==> flow/design.v <==
module i2c_master(dout,sda,scl,sda_drv,scl_drv,done,ack_err,busy,clk,rst,din,newd,addr,op);
input clk,rst,op,newd;
input [7:0] din;
input [6:0] addr;
output [7:0] dout;
input sda;
input scl;
output sda_drv;
output scl_drv;
output reg done, ack_err, busy;
parameter sys_freq = 40000000; 
parameter i2c_freq = 100000; 
parameter clk_count4 = sys_freq / i2c_freq;
parameter clk_count1 = clk_count4/4;
reg sda_t, scl_t, scl_en;
reg r_scl;
reg [1:0] pulse;
integer count1;
always @(posedge clk) begin
	if(rst) begin
		pulse <= 0;
		count1 <= 0;
	end
	else if(busy == 0) begin
		pulse <= 0;
		count1 <= 0;
	end
	else if(count1 == clk_count1-1) begin
		pulse <= 1;
		count1 <= count1+1;
	end
	else if(count1 == clk_count1*2-1) begin
		pulse <= 2;
		count1 <= count1+1;
	end
	else if(count1 == clk_count1*3-1) begin
		pulse <= 3;
		count1 <= count1+1;
	end
	else if(count1 == clk_count1*4-1) begin
		pulse <= 0;
		count1 <= 0;
	end
	else begin
		count1 <= count1 + 1;
	end
end
typedef enum logic [3:0]
		  {IDLE = 4'd0, 
		  START = 4'd1, 
		  WRITE_ADD = 4'd2, 
		  ACK_1 = 4'd3, 
		  WRITE_DATA = 4'd4, 
		  ACK_2 = 4'd5, 
		  STOP = 4'd6, 
		  MASTER_NACK = 4'd7,
		  READ_DATA = 4'd8} state_type;
state_type state;
reg [7:0] tx_data, rx_data;
reg [7:0] add;
reg sda_en, r_ack;
reg [3:0] bit_count;
always@(posedge clk) begin
	if(rst) begin
		state <= IDLE;
		bit_count <= 0;
		sda_t <= 0;
		scl_t <= 0;
		scl_en <= 1;
		tx_data <= 0;
		add <= 0;
		ack_err <= 0;
		busy <= 0;
		done <= 0;
		sda_en <= 0;
		r_ack <= 0;
		rx_data <= 0;
		r_scl <= 0;
	end
	else
		case(state) 
			IDLE: begin
				done <= 0;
				if(newd) begin
					state <= START;
					tx_data <= din;
					add <= {addr,op};
					busy <= 1;
					ack_err <= 0;
				end
				else begin
					state <= IDLE;
					tx_data <= 0;
					add <= 0;
					busy <= 0;
					ack_err <= 0;
				end
			end
			START: begin
				sda_en <= 1'b1;
				case(pulse)
					0: begin sda_t <= 1'b1; scl_t <= 1; end
					1: begin sda_t <= 1'b1; scl_t <= 1; end
					2: begin sda_t <= 1'b0; scl_t <= 1; end
					3: begin sda_t <= 1'b0; scl_t <= 1; end
				endcase
				if(count1 == clk_count1*4-1) begin
					sda_en <= 1;
					state <= WRITE_ADD;
					scl_t <= 0;
				end
				else begin
					state <= START;
				end
			end 
			WRITE_ADD: begin
				if(bit_count<=7) begin
					case(pulse) 
					0: begin scl_t <= 0; sda_t <= 1'b0; end
					1: begin scl_t <= 0; sda_t <= add[7-bit_count]; end
					2: begin scl_t <= 1;  end
					3: begin scl_t <= 1;  end
					endcase
					if(count1 == clk_count1*4-1) begin
						bit_count <= bit_count + 1;
						scl_t <= 0;
						state <= WRITE_ADD;
					end
					else begin
						state <= WRITE_ADD;
					end
				end
				else begin
					bit_count <= 0;
					state <= ACK_1;
					scl_t <= 0;
					sda_en <= 0;
				end
			end
			ACK_1: begin
				sda_en <= 0;
				case(pulse) 
					0: begin 
						scl_en <= 0;  
						if(count1 == 20)
							r_scl <= scl;
						else 	
							r_scl <= r_scl;
					end
					1: begin 
						scl_en <= 1;
						sda_t<= 1'b0; r_ack <= sda;
						scl_t <= (r_scl == 1'b1) ? 1'b0: 1'b0;
					end
					2: begin 
						scl_en <= 1;
						scl_t <= (r_scl == 1'b1) ? 1'b1: 1'b0;
					end
					3: begin 
						scl_en <= 1;
						scl_t <= (r_scl == 1'b1) ? 1'b1: 1'b0;
					end
				endcase
				if(count1 == clk_count1*4-1) begin
					if(r_scl == 1'b0) 
						state <= ACK_1;
					else if(r_ack == 0 && add[0] == 0) begin
						state <= WRITE_DATA;
						sda_en <= 1;
						scl_t <= 0;
						bit_count <= 0;
					end
					else if(r_ack == 0 && add[0] == 1) begin
						state <= READ_DATA;
						sda_en <= 0;
						scl_t <= 0;
						bit_count <= 0;
					end
					else begin
						state <= STOP;
						sda_en <= 1;
						ack_err <= 1;
					end
				end
				else begin
					state <= ACK_1;
				end
			end
			WRITE_DATA: begin
				sda_en <= 1'b1;
				if(bit_count <= 7) begin
					case(pulse) 
						0: begin scl_t <= 0; sda_t <= 1'b0; end
						1: begin scl_t <= 0; sda_t <= tx_data[7-bit_count]; end
						2: begin scl_t <= 1;  end
						3: begin scl_t <= 1;  end
					endcase
					if(count1 == clk_count1*4-1) begin
						bit_count <= bit_count + 1;
						state <= WRITE_DATA;
						scl_t <= 0;
					end
					else 
						state <= WRITE_DATA;
				end
				else begin
					state <= ACK_2;
					bit_count <= 0;
					sda_en <= 0;
				end
			end
			READ_DATA: begin
				sda_en <= 0;
				if(bit_count <= 7) begin
					case(pulse) 
						0: begin scl_t <= 0; sda_t <= 1'b0; end
						1: begin scl_t <= 0; sda_t <= 1'b0;end
						2: begin scl_t <= 1; rx_data <= (count1 == 200)?{rx_data[6:0],sda}: rx_data; end
						3: begin scl_t <= 1;  end
					endcase
					if(count1 == clk_count1*4-1) begin
						bit_count <= bit_count + 1;
						state <= READ_DATA;
						scl_t <= 0;
					end
					else 
						state <= READ_DATA;
				end
				else begin
					state <= MASTER_NACK;
					bit_count <= 0;
					sda_en <= 1;
				end
			end
			ACK_2: begin
				sda_en <= 0;
				case(pulse) 
					0: begin scl_t <= 0; sda_t <= 1'b0; end
					1: begin scl_t <= 0; sda_t <= 1'b0;end
					2: begin scl_t <= 1; sda_t<= 1'b0; r_ack <= 0; end
					3: begin scl_t <= 1;  end
				endcase
				if(count1 == clk_count1*4-1) begin
					scl_t <= 1;
					sda_t <= 0;
					if(r_ack == 0) begin
						state <= STOP;
						sda_en <= 1;
					end
					else begin
						state <= STOP;
						sda_en <= 1;
						ack_err <= 1;
					end
				end
				else begin
					state <= ACK_2;
				end
			end
			MASTER_NACK: begin
				sda_en <= 1;
				case(pulse) 
					0: begin scl_t <= 0; sda_t <= 1'b1; end
					1: begin scl_t <= 0; sda_t <= 1'b1; end
					2: begin scl_t <= 1; sda_t <= 1'b1; end
					3: begin scl_t <= 1; sda_t <= 1'b1; end
				endcase
				if(count1== clk_count1*4-1) begin
					scl_t <= 1;
					sda_t <= 0;
					state <= STOP;
				end
				else 
					state <= MASTER_NACK;
			end
			STOP: begin
				case(pulse) 
					0: begin scl_t <= 1; sda_t <= 1'b0; end
					1: begin scl_t <= 1; sda_t <= 1'b0; end
					2: begin scl_t <= 1; sda_t <= 1'b1; end
					3: begin scl_t <= 1; sda_t <= 1'b1; end
				endcase
				if(count1== clk_count1*4-1) begin
					state <= IDLE;
					done <= 1;
					busy <= 0;
					sda_en <= 1;
					scl_t <= 0;
				end
				else 
					state <= STOP;
			end
		endcase
end
assign sda_drv = (sda_en)?(sda_t==1'b0)?1'b0:1'b1:1'b1;
assign scl_drv = (scl_en==1'b1) ? scl_t : 1'b1;
assign dout = rx_data;
endmodule
module i2c_Slave(scl,sda,sda_drv,scl_drv,ack_err,clk,rst,stretch,done);
input scl,clk,rst,stretch;
input sda;
output sda_drv, scl_drv;
output reg done,ack_err;
reg sda_en,sda_t,scl_t,scl_en;
parameter sys_freq = 40000000;
parameter i2c_freq = 100000;  
parameter clk_count4 = sys_freq/i2c_freq;
parameter clk_count1 = clk_count4/4;
integer count1,i;
reg [1:0] pulse;
reg [7:0] mem[128];
reg busy;
reg [7:0] din,dout;
reg r_mem,w_mem;
reg [6:0] addr;
reg [7:0] r_addr;
always@(posedge clk) begin
	if(rst) begin
		for(i = 0;i<128;i=i+1) 
			mem[i] <= i;
		dout <= 8'b0;
	end
	else if(r_mem == 1'b1)
		dout <= mem[addr];
	else if(w_mem == 1'b1)
		mem[addr] <= din;
end
always@(posedge clk) begin
	if(rst) begin
		pulse <= 0;
		count1 <= 0;
	end
	else if(busy == 1'b0) begin
		pulse <= 2;
		count1 <= 202;
	end
	else if(count1 == clk_count1-1)begin
		pulse <= 1;
		count1 <= count1 + 1;
    end
	else if(count1 == clk_count1*2-1)begin
		pulse <= 2;
		count1 <= count1 + 1;
    end
	else if(count1 == clk_count1*3-1)begin
		pulse <= 3;
		count1 <= count1 + 1;
    end
	else if(count1 == clk_count1*4-1) begin
		pulse <= 0;
		count1 <= 0;
	end
	else begin
		count1 <= count1 + 1;
	end
end
typedef enum logic [3:0] {idle = 0, read_addr = 1, send_ack1 = 2, send_data = 3, master_ack = 4, read_data = 5, send_ack2 = 6, wait_p = 7, detect_stop = 8,wait_stretch = 9} state_type;
state_type state;
reg [3:0] bitcnt;
reg r_ack;
always@(posedge clk) begin
	if(rst) begin
		state <= idle;
		bitcnt <= 0;
		busy <= 0;
		din <= 8'd0;
		done <= 0;
		ack_err <= 0;
		sda_en <= 0;
		sda_t <= 0;
		r_mem <= 0;
		r_addr <= 0;
		addr <= 0;
		scl_t <= 0;
		scl_en <= 0;
		w_mem <= 0;
		r_ack <= 0;
	end
	else begin
		case(state) 
			idle: begin
				done <= 0;
				sda_en <= 1'b0;
				scl_en <= 0;
				if(sda == 1'b0 && scl == 1'b1) begin
					state <= wait_p;
					busy <= 1;
				end
				else 
					state <= idle;
			end
			wait_p: begin
				if(pulse == 2'b11 && count1 == 399) begin
					state <= read_addr;
				end
				else 
					state <= wait_p;
			end
			read_addr: begin
				sda_en <= 0;
				if(bitcnt <= 7) begin
					case(pulse)
						0: begin end
						1: begin end
						2: begin r_addr <= (count1==200)?{r_addr[6:0],sda}:r_addr; end
						3: begin end
					endcase
					if(count1 == clk_count1*4-1) begin
						bitcnt <= bitcnt + 1;
						state <= read_addr;
					end
					else 
						state <= read_addr;
			     end
					else begin
						if(stretch == 1'b1) begin
							state <= wait_stretch;
							bitcnt <= 0;
							scl_en <= 1;
							addr <= r_addr[7:1];
						end
						else begin
							state <= send_ack1;
							bitcnt <= 0;
							sda_en <= 1;
							scl_en <= 0;
							addr <= r_addr[7:1];
						end
					end
			end
			wait_stretch: begin
				case(pulse) 
					0: begin 
						scl_en <= 1;
						scl_t <= 0;
					end
					1: begin 
					   scl_en <= 1;
					   scl_t <= 0;
					 end
					2: begin scl_en <= 0;end
					3: begin end
				endcase
				if(count1 == clk_count1*4-1) begin
						if(stretch == 1'b1)
							state <= wait_stretch;
						else begin
							state <= send_ack1;
							scl_en <= 1'b0;
							sda_en <= 1'b1;
						end
					end
					else 
					   state <= wait_stretch;
			end
			send_ack1: begin
				sda_en <= 1;
				case(pulse)
					0: begin sda_t <= 0; scl_en <= 1; scl_t <= 1; end
					1: begin scl_en <= 0; end
					2: begin end
					3: begin end
				endcase
				if(count1 == clk_count1*4-1) begin
					if(r_addr[0] == 1'b0) begin
						state <= read_data;
						r_mem <= 1'b0;
					end
					else begin
						state <= send_data;
						r_mem <= 1'b1;
					end
				end
				else 
					state <= send_ack1;
			end
			send_data: begin
				sda_en <= 1;
				if(bitcnt <= 7) begin
					r_mem <= 0;
					case(pulse)
					0: begin end
					1: begin sda_t <= (count1==100)?dout[7-bitcnt] : sda_t; end
					2: begin end
					3: begin end
					endcase
					if(count1 == clk_count1*4-1) begin
						bitcnt<= bitcnt + 1;
						state <= send_data;
					end
					else begin
						state <= send_data;
					end
				end
				else begin
					state <= master_ack;
					bitcnt <= 0;
					sda_en <= 0;
				end
			end
			read_data: begin
				sda_en <= 0;
				if(bitcnt<= 7) begin
					case(pulse)
					0: begin end
					1: begin end
					2: begin din <=(count1==200)?{din[6:0],sda}:din; end
					3: begin end
					endcase
					if(count1 == clk_count1*4-1) begin
						state<= read_data;
						bitcnt <= bitcnt + 1;
					end
					else	
						state <= read_data;
				end
				else begin
					state <= send_ack2;
					bitcnt <= 0;
					sda_en <= 1;
					w_mem <= 1;
				end
			end
			send_ack2: begin
			sda_en <= 1;
				case(pulse)
					0: begin sda_t <= 0; end
					1: begin w_mem <= 0; end
					2: begin end
					3: begin end
				endcase
				if(count1 == clk_count1*4-1) begin
					state <= detect_stop;
					sda_en <= 0;
				end
				else 
					state <= send_ack2;
			end
			master_ack: begin
				case(pulse)
					0: begin end
					1: begin end
					2: begin r_ack <=(count1==200)?sda:r_ack; end
					3: begin end
				endcase
				if(count1 == clk_count1*4-1) begin
					if(r_ack == 1'b1) begin
						state <= detect_stop;
						sda_en <= 0;
						ack_err <= 1;
					end
					else begin
						state <= detect_stop;
						sda_en <= 0;
						ack_err <= 0;
					end
				end
				else 
					state <= master_ack;
			end
			detect_stop: begin
				sda_en <= 0;
				if(count1 == 399 && pulse == 2'b11) begin
					state <= idle;
					done <= 1;
					busy <= 0;
				end
				else 
					state <= detect_stop;
			end
			default: state <= idle;
		endcase
	end
end
assign sda_drv = (sda_en==1'b1)?sda_t:1'b1;
assign scl_drv = (scl_en == 1'b1) ? scl_t: 1'b1;
endmodule
`timescale 1ns / 1ps
module i2c_top(
input clk, rst, newd, op, stretch,
input [6:0] addr,
input [7:0] din,
output [7:0] dout,
output busy,ack_err,
output done,
output sda, scl
);
wire ack_errm, ack_errs;
wire sda_m, scl_m, sda_s, scl_s;
i2c_master master (dout,sda,scl,sda_m,scl_m,done,ack_errm,busy,clk,rst,din,newd,addr,op);
i2c_Slave slave (.clk(clk),.rst(rst),.stretch(stretch),.sda(sda),.scl(scl),.sda_drv(sda_s),.scl_drv(scl_s),.ack_err(ack_errs),.done() );
assign sda = sda_m & sda_s;
assign scl = scl_m & scl_s;
assign ack_err = ack_errs | ack_errm;
endmodule
Reports on i2c_top
The steps from the RTL of i2c_top to its reports follow in flow order.
Line numbers count from 1 in the design file above.
Operators carry their Yosys type and port widths (W data, S select, Z words).
Library cell names are shortened.
The mark -- stands for no value.
- design top: i2c_top
- clock: clk
- cell library: sky130hd
- corner: tt_025C_1v80

Word level
Counts by Yosys on the flattened word-level netlist (proc, flatten, opt, wreduce; memories kept). Register bits leave out memories and registers merged into their read ports (data or address). Print and check cells are left out.
Memory sizes are those after Yosys's memory passes, which may raise the word count (mostly to a power of two), join words into wider ones and drop unused or constant bits.
- bits in registers: 149
- noted bits in writable memories: 1024
- noted memories kept: 1
- noted bits of input ports: 20
- noted output and inout bits: 13
- cells after elaboration: 350
- add/subtract/negate cells: 6
- noted order comparisons: 2
- equality and inequality tests: 73
- shift-type cells: 3
- muxes and demuxes at 156
- noted bitwise gates (word level): 9
- reductions and logical operators: 65
- memory list (name ; words ; width ; RTL line ; RTL):
    slave.mem ; 128 ; 8 ; 311 ; reg [7:0] mem[128];
- operators with widths (cell ; number):
    $mux W32 ; 8
    $eq A32 B10 Y1 const B ; 4
    $eq A32 B9 Y1 const B ; 4
    $eq A32 B8 Y1 const B ; 3
    $shiftx A8 B32 Y1 ; 3
    $mux W4 ; 21
    $mux W1 ; 77
    $add A32 B2 Y32 const B ; 2
    $mux W8 ; 6
    $pmux W4 S10 ; 1
    $ne A2 B1 Y1 const B ; 18
    $pmux W4 S9 ; 1
    $eq A32 B6 Y1 const B ; 1
    $eq A4 B3 Y1 const B ; 8
    $pmux W1 S2 ; 16
    $reduce_and A3 Y1 ; 9
    $ne A2 B2 Y1 const B ; 12
    $reduce_or A2 Y1 ; 11
    $mux W2 ; 11
    $mux W7 ; 3
    $eq A4 B2 Y1 const B ; 4
    $reduce_and A4 Y1 ; 4
    $reduce_bool A4 Y1 ; 4
    $reduce_bool A8 Y1 ; 2
    $pmux W1 S8 ; 2
    $reduce_or A3 Y1 ; 5
    $mux W3 ; 5
    $reduce_bool A2 Y1 ; 6
Not listed: further kinds 30, cells in them 63.

Depth
Longest topological path by Yosys (ltp), each cell counted once; first at word level (registers and memories cut), then after technology mapping (sequential cells cut; the memories' decode and read muxes count).
- depth after elaboration: 8
- ABC_AREA: 0
- noted mapped depth: 12
- depth with buffers taken out at 7

Mapped cells and area
Source: synth_stat.txt of the flow (Yosys; design flattened, memories mapped). It holds for the ABC_AREA given above (unset counts as 0); a run with the other value may have another netlist.
Totals and module areas in this step are rounded.
- cell count: 4555
- chip area (Yosys): 55910 µm²
- area of sequential cells at 34190 µm²
- flip-flop cells: 1196
- buffer cells: 507
- cell types (cell ; number ; total area (µm²)):
    edfxtp_1 ; 1024 ; 3.07E+04
    dfxtp_1 ; 172 ; 3.44E+03
    or3_1 ; 437 ; 2.73E+03
    mux4_2 ; 97 ; 2.18E+03
    mux2i_1 ; 172 ; 1.72E+03
    and3_1 ; 244 ; 1.53E+03
    clkbuf_1 ; 402 ; 1.51E+03
    and2_1 ; 216 ; 1.35E+03
    o21ai_0 ; 195 ; 975.936
    nor2_1 ; 242 ; 908.371
    nor3_1 ; 178 ; 890.854
    mux2_2 ; 67 ; 754.474
    nand2_1 ; 171 ; 641.866
    a221oi_1 ; 67 ; 586.813
    a21oi_1 ; 106 ; 530.509
    nand3_1 ; 86 ; 430.413
    a22oi_1 ; 57 ; 427.91
    buf_2 ; 72 ; 360.346
Other cell types: 69; their cells: 550.
The figures by module come from a second, unflattened synthesis with its own total; it is not the netlist above.
- cells (unflattened synthesis): 4541
- noted area (unflattened synthesis): 55930 µm²
Rows give one instance, submodules left out.
- by module (module ; times used ; cells ; area (µm²) ; sequential area (µm²)):
    i2c_Slave ; 1 ; 4077 ; 51940 ; 32570
    i2c_master ; 1 ; 461 ; 3974 ; 1642
    i2c_top ; 1 ; 3 ; 18.8 ; 0.0

Timing after synthesis
Path of least setup slack by OpenSTA after synthesis, without wires, with an ideal clock, recovery checks aside; 20% of the period is set as input and as output delay. Where synthesis merged equal registers, the netlist keeps one of their names.
- path kind: input to register
- start point: input rst
- end point: memory slave.mem[15][0]
- noted clock period: 10.0 ns
- noted external input delay: 2.000 ns
- library setup time at 0.384 ns
- time at the first pin at 2.000 ns
- data arrival time at 3.780 ns
- noted required time: 9.616 ns
- slack at 5.836 ns
- delay of the path: 2.164 ns
- stages at 7
- noted buffers on the path: 3
- noted synthesis period reached: 4.164 ns
"delay of the path" = arrival - input delay + setup time.
"stages" counts driving pins, that of a launching flip-flop among them; a cell with two outputs on the path counts twice.
"synthesis period reached" is the clock period less the worst setup slack; recovery checks do not enter. This is arithmetic on one report: input and output delays are still those of the set period (20% each).
The rows between start and end are the longest chain of elaborated cells between them; the timing report does not say that the signal goes this way. Where chains are equally long, one stands for them.
Each line given opens the expression or statement behind the cell; cells for indexed reads and writes are added by Yosys, which also makes memories of some case tables.
Only ways into the end's enable, where the timed path ends, are counted here.
- cell sequence: clkinv_1 and3_1 clkbuf_1 nand2_1 clkbuf_1 clkbuf_1 o21ai_0
- noted length of the longest elaborated chain: 1
- elaborated cells on any way between the ends: 3
- noted RTL lines with such cells: 1
- classes of those cells: mux: 3
- ends and longest elaborated chain, after synthesis (element ; RTL line ; RTL):
    start, declared ; 580 ; input clk, rst, newd, op, stretch,
    $mux W7 ; 318 ; if(rst) begin
    end, declared ; 311 ; reg [7:0] mem[128];

Path in the finished layout
Path of least setup slack in the final report of record 3 (OpenROAD, finished layout, wires in). Where an end is a register, its clock arrival counts in the times.
- path kind: register to register
- start point: register slave.addr[2]
- end point: memory slave.mem[103][3]
- noted clock period: 4.93 ns
- library setup time at 0.35 ns
- time at the first pin at 0.80 ns
- data arrival time at 4.77 ns
- noted required time: 5.41 ns
- slack at 0.64 ns
- stages at 8
- noted buffers on the path: 5
The rows between start and end are the longest chain of elaborated cells between them; the timing report does not say that the signal goes this way. Where chains are equally long, one stands for them.
A register here has more assigning lines than the two given.
- cell sequence: dfxtp_2 buf_2 buf_4 buf_6 buf_6 buf_4 nand2_2 o21ai_4
- noted length of the longest elaborated chain: 3
- elaborated cells on any way between the ends: 3
- noted RTL lines with such cells: 3
- classes of those cells: mux: 3
- ends and longest elaborated chain, after layout (element ; RTL line ; RTL):
    start, declared ; 315 ; reg [6:0] addr;
    start, assigned ; 420 ; addr <= r_addr[7:1];
    start, assigned ; 427 ; addr <= r_addr[7:1];
    $mux W7 ; 325 ; else if(w_mem == 1'b1)
    $mux W7 ; 323 ; else if(r_mem == 1'b1)
    $mux W7 ; 318 ; if(rst) begin
    end, declared ; 311 ; reg [7:0] mem[128];

Memo
Re: implementation data of i2c_top

Top module i2c_top; platform sky130hd; tools Yosys and OpenROAD; 7 stored runs in no particular order. Input and output delays are each 20% of the period that was set; the output load is 0.01 pF.
By "power" is meant OpenSTA's value without simulated activity: inputs other than the clock are taken to toggle once in ten clock periods, and the tool carries that through the logic.
Values from the reports are rounded here.

Record 1
Settings were ABC_AREA = 1; CELL_PAD_IN_SITES_GLOBAL_PLACEMENT = 1; CORE_ASPECT_RATIO = 0.71; CORE_MARGIN = 7; CORE_UTILIZATION = 70; GPL_ROUTABILITY_DRIVEN = 0; GPL_TIMING_DRIVEN = 0; MAX_ROUTING_LAYER = met5; MIN_ROUTING_LAYER = met2; PLACE_DENSITY_LB_ADDON = 0.06; period_ns = 8.45; CAP_MARGIN = 20; SLEW_MARGIN = 20
- unfinished; error FLW-0024 in placement

Record 2
Settings were ABC_AREA = 1; CELL_PAD_IN_SITES_GLOBAL_PLACEMENT = 1; CORE_ASPECT_RATIO = 0.71; CORE_MARGIN = 7; CORE_UTILIZATION = 70; GPL_ROUTABILITY_DRIVEN = 1; GPL_TIMING_DRIVEN = 0; MAX_ROUTING_LAYER = met5; MIN_ROUTING_LAYER = met2; PLACE_DENSITY_LB_ADDON = 0.05; period_ns = 8.45; CAP_MARGIN = 20; SLEW_MARGIN = 20
- unfinished; error FLW-0024 in placement

Record 3
Settings were CELL_PAD_IN_SITES_GLOBAL_PLACEMENT = 2; CORE_UTILIZATION = 25; CTS_CLUSTER_DIAMETER = 51; GPL_TIMING_DRIVEN = 0; PLACE_DENSITY_LB_ADDON = 0.27; SETUP_SLACK_MARGIN = 0.9; SLEW_MARGIN = 30; period_ns = 4.93; CAP_MARGIN = 20; CORE_MARGIN = 2
- noted the setup slack of the worst path: 0.641 ns
- final design utilization at 31.4%
- noted the synthesized cell area: 55,910 µm²
- noted the sum of negative setup slack: 0.000 ns
- noted the die size: 227,400 µm²
- smallest hold slack at 0.464 ns
- noted the power: 24,640 uW
- area of the standard cells in the finished layout: 69,720 µm²

Record 4
Settings were ABC_AREA = 0; CAP_MARGIN = 30; CELL_PAD_IN_SITES_GLOBAL_PLACEMENT = 3; CORE_ASPECT_RATIO = 1.86; CORE_UTILIZATION = 70; MIN_ROUTING_LAYER = met1; PLACE_DENSITY_LB_ADDON = 0.1; SETUP_SLACK_MARGIN = 1.9; SLEW_MARGIN = 35; TNS_END_PERCENT = 65; period_ns = 6.57; CORE_MARGIN = 2
- unfinished; error FLW-0024 in placement

Record 5
Settings were CORE_UTILIZATION = 40; period_ns = 5.0; CAP_MARGIN = 20; CORE_MARGIN = 2; SLEW_MARGIN = 20
- noted the setup slack of the worst path: 1.152 ns
- final design utilization at 45.3%
- noted the synthesized cell area: 55,910 µm²
- noted the sum of negative setup slack: 0.000 ns
- noted the die size: 142,800 µm²
- smallest hold slack at 0.456 ns
- noted the power: 21,240 uW
- area of the standard cells in the finished layout: 63,120 µm²

Record 6
Settings were ABC_AREA = 1; CELL_PAD_IN_SITES_DETAIL_PLACEMENT = 2; CORE_UTILIZATION = 66; CTS_CLUSTER_SIZE = 29; GPL_ROUTABILITY_DRIVEN = 0; GPL_TIMING_DRIVEN = 0; HOLD_SLACK_MARGIN = 0.29; MIN_ROUTING_LAYER = met1; TNS_END_PERCENT = 55; period_ns = 6.8; CAP_MARGIN = 20; CORE_MARGIN = 2; SLEW_MARGIN = 20
- unfinished; error DPL-0033 in placement

Record 7
Settings were ABC_AREA = 1; CELL_PAD_IN_SITES_DETAIL_PLACEMENT = 2; CORE_UTILIZATION = 66; CTS_CLUSTER_SIZE = 29; GPL_ROUTABILITY_DRIVEN = 0; GPL_TIMING_DRIVEN = 0; HOLD_SLACK_MARGIN = 0.29; MIN_ROUTING_LAYER = met2; TNS_END_PERCENT = 55; period_ns = 6.8; CAP_MARGIN = 20; CORE_MARGIN = 2; SLEW_MARGIN = 20
- unfinished; error DPL-0033 in placement
